==> flow/design.v <==
`timescale 1ns/10ps
module  CONV(
	input				clk,
	input				reset,
	output logic		busy,	
	input				ready,	
	output logic [13:0]	iaddr,
	input  		 [7:0]	idata,	
	output logic		ioe,
	output logic		wen_L0,
	output logic		oe_L0,
	output logic [13:0]	addr_L0,
	output logic [11:0] w_data_L0,
	input  		 [11:0] r_data_L0,
	output logic 		wen_L1,
	output logic		oe_L1,
	output logic [11:0]	addr_L1,
	output logic [11:0]	w_data_L1,
	input  		 [11:0]	r_data_L1,
	output logic		oe_weight,
	output logic [15:0]	addr_weight,
	input  logic signed  [7:0]  r_data_weight,
	output logic		wen_L2,
	output logic [3:0]	addr_L2,
	output logic [31:0]	w_data_L2
	);
reg [1:0] fully_flag;
reg[3:0] i0,i4,i5,i6;
reg [3:0] state,next_state;
reg [11:0] data [0:8];
reg [15:0] zero_index,addr_index0,addr_index1,addr_index2,addr_index3,addr_index4,L0_index;
reg signed [31:0] data_fully;
parameter INIT=4'd0,ADDR1=4'd1,WAIT1=4'd2,DATA_i0=4'd3,LAYER0=4'd4,ADDR2=4'd5,LAYER1=4'd6,
		  LAYER1_1=4'd7,ADDR3=4'd8,WAIT3=4'd9,LAYER2=4'd10,LAYER2_1=4'd11,FINI=4'd12;
always @(posedge clk or posedge reset ) begin
  if(reset) state<=INIT;
  else state<=next_state;
end
always @(*) begin
	case (state)
		INIT:begin
			next_state=(ready)?ADDR1:INIT;	
		end 
		ADDR1:begin
			next_state=WAIT1;
		end
		WAIT1:begin
			next_state=(fully_flag==0)?DATA_i0:(fully_flag==1)?LAYER1:LAYER2;		   
		end
		DATA_i0:begin
			next_state=(i0>=8&&zero_index==0||i0>=7&&zero_index==127||i0>=5&&zero_index==16510||
			            i0>=4&&zero_index==16637||i0>=8&&zero_index%130==0&&zero_index!=0&&zero_index!=16510||
						i5>=7&&zero_index%130==127&&zero_index!=127&&zero_index!=16637||
						i6>=8&&zero_index>0&&zero_index<127||i4>=5&&zero_index>16510&&zero_index<16637||i4>=8)?LAYER0:ADDR1;	
		end
		LAYER0:begin
			next_state=(L0_index>=16383)?ADDR2:ADDR1;
		end
		ADDR2:begin
			next_state=WAIT1;
		end
		LAYER1:begin
			next_state=(i0>=3)?LAYER1_1:ADDR2;
		end
		LAYER1_1:begin
			next_state=(addr_index1>=4095)?ADDR3:ADDR2;
		end
		ADDR3:begin
			next_state=WAIT1;
		end
		LAYER2:begin
			next_state=(addr_index2>=4095)?LAYER2_1:ADDR3;
		end
		LAYER2_1:begin
			next_state=(addr_index4>=9)?FINI:ADDR3;
		end
		FINI:begin
			next_state=INIT;
		end
		default: next_state=INIT;
	endcase
end
always @(posedge clk) begin
	case (state)
		INIT:begin
			zero_index<=16'h0;
			i0<=4'h4;
			i4<=4'h0;
			i5<=4'h0;
			i6<=4'h3;
			addr_index0<=0;
			addr_index1<=126;
			addr_index2<=0;
			addr_index3<=16128;
			addr_index4<=0;
			L0_index<=0;
			wen_L0<=0;
			ioe<=0;
			busy<=0;
			data_fully<=0;
			fully_flag<=0;
			wen_L1<=0;
			wen_L2<=0;
			oe_L0<=0;
			oe_L1<=0;
			oe_weight<=0;
		end 
		ADDR1:begin
			wen_L0<=0;
            ioe<=1;
			if (zero_index==0) begin
				if (i0==4) iaddr<=14'h0;
				else if (i0==5) iaddr<=14'h1; 
				else if (i0==7) iaddr<=14'h80;
				else iaddr<=14'h81;	
			end
			else if (zero_index==127) begin
				if (i0==3) iaddr<=14'h7E;
				else if (i0==4) iaddr<=14'h7F; 
				else if (i0==6) iaddr<=14'hFE;
				else iaddr<=14'hFF;	
			end
			else if (zero_index==16510) begin
				if (i0==1) iaddr<=14'h3F00;
				else if (i0==2) iaddr<=14'h3F01; 
				else if (i0==4) iaddr<=14'h3F80;
				else iaddr<=14'h3F81;		
			end
			else if (zero_index==16637) begin
				if (i0==0) iaddr<=14'h3F7E;
				else if (i0==1) iaddr<=14'h3F7F; 
				else if (i0==3) iaddr<=14'h3FFE;
				else iaddr<=14'h3FFF;		
			end
			else if (zero_index%130==0&&zero_index!=0&&zero_index!=16510) begin
				if (i0==1) iaddr<=addr_index0;
				else if (i0==2) iaddr<=addr_index0+1; 
				else if (i0==4) iaddr<=addr_index0+128;
				else if (i0==5) iaddr<=addr_index0+129;
				else if (i0==7) iaddr<=addr_index0+256;
				else iaddr<=addr_index0+257;
			end
			else if (zero_index%130==127&&zero_index!=127&&zero_index!=16637) begin
				if (i5==0) iaddr<=addr_index1;
				else if (i5==1) iaddr<=addr_index1+1; 
				else if (i5==3) iaddr<=addr_index1+128;
				else if (i5==4) iaddr<=addr_index1+129;
				else if (i5==6) iaddr<=addr_index1+256;
				else iaddr<=addr_index1+257;	
			end
			else if (zero_index>0&&zero_index<127) begin
				if (i6==3) iaddr<=addr_index2;
				else if (i6==4) iaddr<=addr_index2+1; 
				else if (i6==5) iaddr<=addr_index2+2;
				else if (i6==6) iaddr<=addr_index2+128;
				else if (i6==7) iaddr<=addr_index2+129;
				else iaddr<=addr_index2+130;	
			end
			else if (zero_index>16510&&zero_index<16637) begin
				if (i4==0) iaddr<=addr_index3;
				else if (i4==1) iaddr<=addr_index3+1; 
				else if (i4==2) iaddr<=addr_index3+2;
				else if (i4==3) iaddr<=addr_index3+128;
				else if (i4==4) iaddr<=addr_index3+129;
				else iaddr<=addr_index3+130;
			end
			else begin
				if (i4==0) iaddr<=addr_index4;
				else if (i4==1) iaddr<=addr_index4+1; 
				else if (i4==2) iaddr<=addr_index4+2;
				else if (i4==3) iaddr<=addr_index4+128;
				else if (i4==4) iaddr<=addr_index4+129;
				else if (i4==5) iaddr<=addr_index4+130;
				else if (i4==6) iaddr<=addr_index4+256;
				else if (i4==7) iaddr<=addr_index4+257;
				else iaddr<=addr_index4+258;	
			end
		end
		DATA_i0:begin
			if (zero_index==0) begin
				data[0]<=8'h0;
			    data[1]<=8'h0;
			    data[2]<=8'h0;
			    data[3]<=8'h0;
			    data[6]<=8'h0;
                data[i0]<=idata;
			    i0<=(i0==5)?i0+2:i0+1;	
			end
			else if (zero_index==127) begin
				data[0]<=8'h0;
			    data[1]<=8'h0;
			    data[2]<=8'h0;
			    data[5]<=8'h0;
			    data[8]<=8'h0;
                data[i0]<=idata;
			    i0<=(i0==4)?i0+2:i0+1;		
			end
			else if (zero_index==16510) begin
			    data[0]<=8'h0;
			    data[3]<=8'h0;
			    data[6]<=8'h0;
			    data[7]<=8'h0;
			    data[8]<=8'h0;
                data[i0]<=idata;
			    i0<=(i0==2)?i0+2:i0+1;	
			end
			else if (zero_index==16637) begin
				data[2]<=8'h0;
			    data[5]<=8'h0;
			    data[6]<=8'h0;
			    data[7]<=8'h0;
			    data[8]<=8'h0;
                data[i0]<=idata;
			    i0<=(i0==1)?i0+2:i0+1;
			end
			else if (zero_index%130==0&&zero_index!=0&&zero_index!=16510) begin
			   data[0]<=8'h0;
               data[3]<=8'h0;
               data[6]<=8'h0;
               data[i0]<=idata;
               i0<=(i0%3==2)?i0+2:i0+1;	
			end
			else if (zero_index%130==127&&zero_index!=127&&zero_index!=16637) begin
			    data[2]<=8'h0;
			    data[5]<=8'h0;
			    data[8]<=8'h0;
			    data[i5]<=idata;
			    i5<=(i5%3==1)?i5+2:i5+1;
			end
			else if (zero_index>0&&zero_index<127) begin
				data[0]<=8'h0;
                data[1]<=8'h0;
                data[2]<=8'h0;
                data[i6]<=idata;
                i6<=i6+1;
			end
			else if ((zero_index>16510&&zero_index<16637)) begin
				data[6]<=8'h0;
			    data[7]<=8'h0;
			    data[8]<=8'h0;
			    data[i4]<=idata;
			    i4<=i4+1;
			end
			else begin
				data[i4]<=idata;
			    i4<=i4+1;
			end	
		end
		LAYER0:begin
			if (i0>=8&&zero_index==0) begin
				i0<=3;
				zero_index<=zero_index+1;
			end
			else if (i0>=7&&zero_index==127) begin
				i0<=1;
				zero_index<=zero_index+3;
			end
			else if (i0>=5&&zero_index==16510) begin
				i0<=0;
				zero_index<=zero_index+1;
			end
			else if (i0>=4&&zero_index==16637) begin
				i0<=0;
				zero_index<=zero_index+1;
				addr_index0<=0;
				addr_index1<=0;
				addr_index2<=0;
				addr_index3<=0;
				addr_index4<=0;
			end
			else if (i0>=8&&zero_index%130==0&&zero_index!=0&&zero_index!=16510) begin
				i0<=0;
				zero_index<=zero_index+1;
				addr_index0<=addr_index0+128;
			end
			else if (i5>=7&&zero_index%130==127&&zero_index!=127&&zero_index!=16637) begin
				i5<=0;
				zero_index<=zero_index+3;
				addr_index1<=addr_index1+128;
			end
			else if (i6>=8&&zero_index>0&&zero_index<127) begin
				i6<=0;
				zero_index<=zero_index+1;
				addr_index2<=addr_index2+1;
			end
			else if (i4>=5&&zero_index>16510&&zero_index<16637) begin
				i4<=0;
				zero_index<=zero_index+1;
				addr_index3<=addr_index3+1;
			end
			else begin
				i4<=0;
				zero_index<=zero_index+1;
				addr_index4<=(addr_index4%128==125)?addr_index4+3:addr_index4+1;
			end
		    ioe<=0;
			wen_L0<=1;
			L0_index<=L0_index+1;
			addr_L0<=L0_index;
            w_data_L0<=($signed(-(data[0]<<1)+data[2]+data[4]+(data[5]<<1)+
                       data[6]+(data[7]<<1)-((data[8]<<1)+data[8]))>0)?$signed(-(data[0]<<1)+data[2]+data[4]+(data[5]<<1)+
                       data[6]+(data[7]<<1)-((data[8]<<1)+data[8])):0;
		end
        ADDR2:begin
			fully_flag<=1;
			wen_L0<=0;
			wen_L1<=0;
			oe_L0<=1;
			if(i0==0) addr_L0<=addr_index0;
			else if (i0==1) addr_L0<=addr_index0+1;
			else if (i0==2) addr_L0<=addr_index0+128;
            else addr_L0<=addr_index0+129;			
		end
		LAYER1:begin
			data[i0]<=r_data_L0;
			i0<=i0+1;
		end
		LAYER1_1:begin
			i0<=0;
			addr_index0<=(addr_index0%128==126)?addr_index0+130:addr_index0+2;
            wen_L1<=1;
			oe_L0<=0;
			addr_L1<=addr_index1;
			addr_index1<=addr_index1+1;
			w_data_L1<=(data[0]>=data[1]&&data[0]>=data[2]&&data[0]>=data[3])?data[0]:
			           (data[1]>=data[2]&&data[1]>=data[3]&&data[1]>=data[0])?data[1]:
					   (data[2]>=data[3]&&data[2]>=data[1]&&data[2]>=data[0])?data[2]:
					   (data[3]>=data[0]&&data[3]>=data[2]&&data[3]>=data[1])?data[3]:0;
		end
		ADDR3:begin
			fully_flag<=2;
			wen_L1<=0;
			wen_L2<=0;
			oe_L1<=1;
			oe_weight<=1;
			addr_L1<=addr_index2;
            addr_weight<=addr_index3;
		end
		LAYER2:begin
			data_fully<=$signed(r_data_L1)*r_data_weight+data_fully;
			addr_index2<=addr_index2+1;
			addr_index3<=addr_index3+1;
		end
		LAYER2_1:begin
			addr_index2<=0;
			oe_L1<=0;
			oe_weight<=0;
			wen_L2<=1;
			addr_L2<=addr_index4;
			w_data_L2<=(data_fully>0)?data_fully:data_fully>>>16;
			addr_index4<=addr_index4+1;
			data_fully<=32'b0;
		end
		FINI:begin
			busy<=1;
		end
		default; 
	endcase
end
endmodule
* From RTL to reports: CONV
Tool output for the design above, in the order of the flow.
Lines are those of the file above, counted from 1.
Cell names lack the library's common part.
Not given: n/a
- Top module :: CONV
- Clock input :: clk
- Cell library :: sky130hd
- Corner :: tt_025C_1v80

* Word level
Source: Yosys, flattened and elaborated, memories not mapped. Widths are those after wreduce. Registers that Yosys merges into a memory's read port (data or address) are not register bits. Print and check cells do not count.
Yosys's memory passes give these memory sizes; they may raise the number of words (mostly to a power of two), join words into wider ones and drop unused or constant bits.
- Memory bits (writable) :: 192
- Input bits :: 43
- Output and inout port bits :: 124
- Word-level cells :: 744
- Memories :: 1
- Flip-flop bits (word level) :: 289
** Memory list
- data :: depth 16, bits a word 12, RTL line 30 : reg [11:0] data [0:8];
- Add/subtract/negate cells :: 49
- Divide/modulo/power cells :: 3
- Equality and inequality tests :: 103
- Multiplexer cells :: 339
- $mul :: 1
- $lt $le $gt $ge :: 31
- Bitwise gates (word level) :: 106
- Reduce/logical cells :: 82
** Operator list (number)
- 12-bit two-way mux :: 80
- 16-bit two-way mux :: 42
- 14-bit two-way mux :: 39
- 4-bit two-way mux :: 77
- 16-bit by 8-bit remainder unit with 32-bit output with constant B :: 1
- 16-bit parallel mux with 3-bit select :: 5
- 192-bit OR reduction :: 1
- 192-bit two-way mux :: 1
- 12-bit by 8-bit multiplier with 20-bit output :: 1
- 14-bit by 8-bit adder with 14-bit output with constant B :: 11
- 12-bit greater-or-equal comparator :: 12
- 4-bit by 2-bit remainder unit with 32-bit output with constant B :: 2
- 4-bit equality test with constant A :: 29
- 14-bit by 9-bit adder with 14-bit output with constant B :: 7
- 16-bit by 1-bit adder with 16-bit output with constant B :: 6
- 12-bit adder :: 6
- 4-bit by 3-bit equality test with 1-bit output with constant B :: 18
- 32-bit parallel mux with 2-bit select :: 1
- 16-bit parallel mux with 2-bit select :: 2
- 8-bit two-way mux :: 8
- 1-bit two-way mux :: 62
- 1-bit AND :: 48
- 16-bit by 2-bit adder with 16-bit output with constant B :: 3
- 16-bit by 8-bit adder with 16-bit output with constant B :: 3
- 14-bit by 2-bit adder with 14-bit output with constant B :: 3
- 12-bit OR reduction :: 3
- 2-bit inequality test with constant B :: 18
- 4-bit parallel mux with 9-bit select :: 1
Other operator kinds: 64; their cells: 224.

* Depth
Depth = most cells in a row (Yosys ltp): at word level without a register or memory, in the mapped netlist without a sequential cell, where the memories' decode and read muxes count.
- Depth after elaboration :: 17
- ABC_AREA :: 0
- Mapped depth :: 57
- Depth with buffers taken out :: 48

* Mapped cells and area
Yosys stat after the flow's synthesis: flattened, memories mapped to cells. It holds for the ABC_AREA given above (unset counts as 0); a run with the other value may have another netlist.
** Cells by type
- edfxtp_1 :: number 316, area in all 9.49E+03 um^2
- fa_1 :: number 208, area in all 4.16E+03 um^2
- ha_1 :: number 218, area in all 2.73E+03 um^2
- a21oi_1 :: number 298, area in all 1491.43 um^2
- dfxtp_1 :: number 72, area in all 1.44E+03 um^2
- nor2_1 :: number 377, area in all 1.42E+03 um^2
- inv_1 :: number 367, area in all 1.38E+03 um^2
- xnor2_1 :: number 143, area in all 1.25E+03 um^2
- nand2_1 :: number 310, area in all 1.16E+03 um^2
- o21ai_0 :: number 204, area in all 1.02E+03 um^2
- nand3_1 :: number 149, area in all 745.715 um^2
- xor2_1 :: number 78, area in all 683.155 um^2
- clkbuf_1 :: number 172, area in all 645.619 um^2
- nand2b_1 :: number 86, area in all 538.016 um^2
- and2_1 :: number 69, area in all 431.664 um^2
- nor3_1 :: number 78, area in all 390.374 um^2
- mux2_2 :: number 34, area in all 382.867 um^2
- o211ai_1 :: number 47, area in all 352.838 um^2
Other cell types: 99; their cells: 844.
- Buffer cells :: 203
- Sequential area :: 11232.0 um^2
- Synthesis area :: 36386.1 um^2
- Mapped cells :: 4070
- Flip-flop cells :: 400

* Path before layout
OpenSTA on the mapped netlist: ideal clock, no wires. The path of least setup slack (recovery checks aside). Input and output delay are each 20% of the period. Register names are those of the netlist, which keeps one name where synthesis merged equal registers.
- Kind :: flip-flop to flip-flop
- Start point :: reg zero_index[12]
- End point :: reg i0[0]
- Data required time :: 12.728 ns
- Path buffers :: 7
- Launch time at the first pin :: 0.000 ns
- Arrival :: 12.262 ns
- Clock period :: 13.0 ns
- Stages on the path :: 51
- Slack :: 0.467 ns
- Path delay :: 12.534 ns
- Setup time :: 0.272 ns
- Period reached after synthesis :: 12.533 ns
"path delay" = arrival - input delay + setup time.
"stages on the path": output pins that drive a net of the path, with the launching flip-flop's if there is one; two outputs of one cell count as two.
"period reached after synthesis" = period - worst setup slack (recovery checks aside). The figure is calculated, with input and output delays left at 20% of the set period.
Between the ends stands the longest chain of elaborated cells between them, by number of cells; it is not shown to be the way that was timed. Of several equally long chains one is given.
A line is the first line of the expression or statement that the cell stems from. Yosys adds cells for indexed reads and writes and turns some case tables into memories.
A register here has more assigning lines than the two given.
Ways into the end's enable are left out, as the timed path ends at the data pin.
- Cell sequence :: edfxtp_1 clkbuf_1 or3_1 nor2_1 nand2_1 ha_1 nand2b_1 a22oi_1 a21oi_1 maj3_1 a22oi_2 nor3_1 xnor2_1 nor4b_1 or2_1 clkbuf_1 a21oi_2 o31a_1 [15 not listed] nand2_2 buf_2 clkbuf_1 buf_1 o21ai_0 ha_1 ha_1 inv_1 o21ai_1 a21oi_1 mux2i_1 o21ai_0 ha_1 a21oi_1 nand4b_1 a211oi_2 a2111oi_0 or4_1
- Cells in the longest elaborated chain :: 11
- Elaborated cells between the ends (all ways) :: 28
- Those cells by class :: div (1); eq/ne (4); mux (11); reduce/logical (12)
** RTL lines, path after synthesis
- start, declared :: RTL line 31 : reg [15:0] zero_index,addr_index0,addr_index1,addr_index2,addr_index3,addr_index4,L0_index;
- start, assigned :: RTL line 252 : zero_index<=zero_index+1;
- start, assigned :: RTL line 256 : zero_index<=zero_index+3;
- 16-bit by 8-bit remainder unit with 32-bit output :: RTL line 271 : else if (i0>=8&&zero_index%130==0&&zero_index!=0&&zero_index!=16510) begin
- 32-bit logical NOT :: RTL line 271
- 1-bit logical AND (3 in a row) :: RTL line 271
- 4-bit two-way mux :: RTL line 271
- 4-bit two-way mux :: RTL line 262 : else if (i0>=4&&zero_index==16637) begin
- 4-bit two-way mux :: RTL line 258 : else if (i0>=5&&zero_index==16510) begin
- 4-bit two-way mux :: RTL line 254 : else if (i0>=7&&zero_index==127) begin
- 4-bit two-way mux :: RTL line 250 : if (i0>=8&&zero_index==0) begin
- 4-bit parallel mux with 5-bit select :: RTL line 84 : case (state)
- end, assigned :: RTL line 187 : i0<=(i0==5)?i0+2:i0+1;
- end, assigned :: RTL line 196 : i0<=(i0==4)?i0+2:i0+1;
- end, declared :: RTL line 28 : reg[3:0] i0,i4,i5,i6;

* Timing after layout
Path of least setup slack in the final report of run 4 (OpenROAD, finished layout, wires in). Where an end is a register, its clock arrival counts in the times.
- Kind :: flip-flop to flip-flop
- Start point :: reg zero_index[14]
- End point :: reg i0[0]
- Setup time :: 0.26 ns
- Data required time :: 7.50 ns
- Path buffers :: 5
- Slack :: -3.60 ns
- Launch time at the first pin :: 0.59 ns
- Arrival :: 11.11 ns
- Clock period :: 7.17 ns
- Stages on the path :: 47
Between the ends stands the longest chain of elaborated cells between them, by number of cells; it is not shown to be the way that was timed. Of several equally long chains one is given.
A register here has more assigning lines than the two given.
Ways into the end's enable are left out, as the timed path ends at the data pin.
- Cell sequence :: edfxtp_1 or3_4 nor2_4 nand2_2 ha_4 a22oi_2 a21oi_2 or3_4 a22o_4 or4_4 nor3_4 o221ai_2 or3_4 o211a_4 buf_4 o221ai_1 a21boi_1 nand4_1 [11 not listed] a221o_1 a2111oi_4 nand2_2 o21ai_2 ha_2 ha_4 inv_4 o21ai_4 buf_4 nor2_1 o21ai_0 nor2_1 a311oi_1 a221oi_2 buf_4 a211oi_4 a2111oi_0 or4_1
- Cells in the longest elaborated chain :: 11
- Elaborated cells between the ends (all ways) :: 28
- Those cells by class :: div (1); eq/ne (4); mux (11); reduce/logical (12)
** RTL lines, path post-layout
- start, declared :: RTL line 31 : reg [15:0] zero_index,addr_index0,addr_index1,addr_index2,addr_index3,addr_index4,L0_index;
- start, assigned :: RTL line 252 : zero_index<=zero_index+1;
- start, assigned :: RTL line 256 : zero_index<=zero_index+3;
- 16-bit by 8-bit remainder unit with 32-bit output :: RTL line 271 : else if (i0>=8&&zero_index%130==0&&zero_index!=0&&zero_index!=16510) begin
- 32-bit logical NOT :: RTL line 271
- 1-bit logical AND (3 in a row) :: RTL line 271
- 4-bit two-way mux :: RTL line 271
- 4-bit two-way mux :: RTL line 262 : else if (i0>=4&&zero_index==16637) begin
- 4-bit two-way mux :: RTL line 258 : else if (i0>=5&&zero_index==16510) begin
- 4-bit two-way mux :: RTL line 254 : else if (i0>=7&&zero_index==127) begin
- 4-bit two-way mux :: RTL line 250 : if (i0>=8&&zero_index==0) begin
- 4-bit parallel mux with 5-bit select :: RTL line 84 : case (state)
- end, assigned :: RTL line 187 : i0<=(i0==5)?i0+2:i0+1;
- end, assigned :: RTL line 196 : i0<=(i0==4)?i0+2:i0+1;
- end, declared :: RTL line 28 : reg[3:0] i0,i4,i5,i6;

Wiki page: CONV / flow data

Record of 4 stored runs of the RTL-to-layout flow on CONV, platform sky130hd. The runs are unordered. Constraints: input delay and output delay 20% of the set period each, output load 0.01 pF.
"period achieved" means the clock period less the worst setup slack. The figure is calculated, with input and output delays left at 20% of the set period.
"time used up by the worst setup path" means the part of the period allowed to the worst setup path (the constraints hold back 20% at inputs and 20% at outputs) less its slack; where the path has registers, the arrival times of their clocks count too.
By "total power after layout" is meant OpenSTA's value without simulated activity: inputs other than the clock are taken to toggle once in ten clock periods, and the tool carries that through the logic.

** Run 1
- Settings :: CELL_PAD_IN_SITES_DETAIL_PLACEMENT=1; CELL_PAD_IN_SITES_GLOBAL_PLACEMENT=1; CORE_ASPECT_RATIO=0.54; CORE_MARGIN=3; CORE_UTILIZATION=51; CTS_CLUSTER_SIZE=88; GPL_ROUTABILITY_DRIVEN=1; GPL_TIMING_DRIVEN=0; MIN_ROUTING_LAYER=met2; period_ns=13.0; CAP_MARGIN=20; SLEW_MARGIN=20
- Outcome :: did not finish, routing stopped with GRT-0116

** Run 2
- Settings :: CAP_MARGIN=15; CELL_PAD_IN_SITES_DETAIL_PLACEMENT=2; CORE_UTILIZATION=39; CTS_CLUSTER_DIAMETER=24; CTS_CLUSTER_SIZE=39; MAX_ROUTING_LAYER=met4; MIN_ROUTING_LAYER=met1; PLACE_DENSITY_LB_ADDON=0.28; SETUP_SLACK_MARGIN=1.97; SLEW_MARGIN=25; period_ns=9.29; CORE_MARGIN=2
- Outcome :: did not finish, routing stopped with GRT-0232

** Run 3
- Settings :: ABC_AREA=1; CAP_MARGIN=40; CELL_PAD_IN_SITES_DETAIL_PLACEMENT=1; CELL_PAD_IN_SITES_GLOBAL_PLACEMENT=1; CORE_ASPECT_RATIO=0.54; CORE_MARGIN=3; CORE_UTILIZATION=51; CTS_CLUSTER_SIZE=88; GPL_ROUTABILITY_DRIVEN=1; GPL_TIMING_DRIVEN=0; MIN_ROUTING_LAYER=met2; PLACE_DENSITY_LB_ADDON=0.16; period_ns=13.0; SLEW_MARGIN=20
- Outcome :: did not finish, routing stopped with GRT-0116

** Run 4
- Settings :: CORE_MARGIN=10; CORE_UTILIZATION=44; GPL_ROUTABILITY_DRIVEN=0; GPL_TIMING_DRIVEN=1; MAX_ROUTING_LAYER=met5; period_ns=7.17; CAP_MARGIN=20; SLEW_MARGIN=20
- Die footprint :: 94,599.3 um^2
- Setup slack of the critical path :: -3.603 ns
- Total negative slack on setup checks :: -689.196 ns
- Utilization of the finished layout :: 0.56
- Lowest hold slack :: 0.444 ns
- Standard-cell area of the final layout :: 45,915.3 um^2
- Time used up by the worst setup path :: 10.77 ns
- Critical path type :: flip-flop to flip-flop
- Area of the synthesized netlist :: 36,386.1 um^2
- Total power after layout :: 0.008702 W
- Period achieved :: 10.773 ns
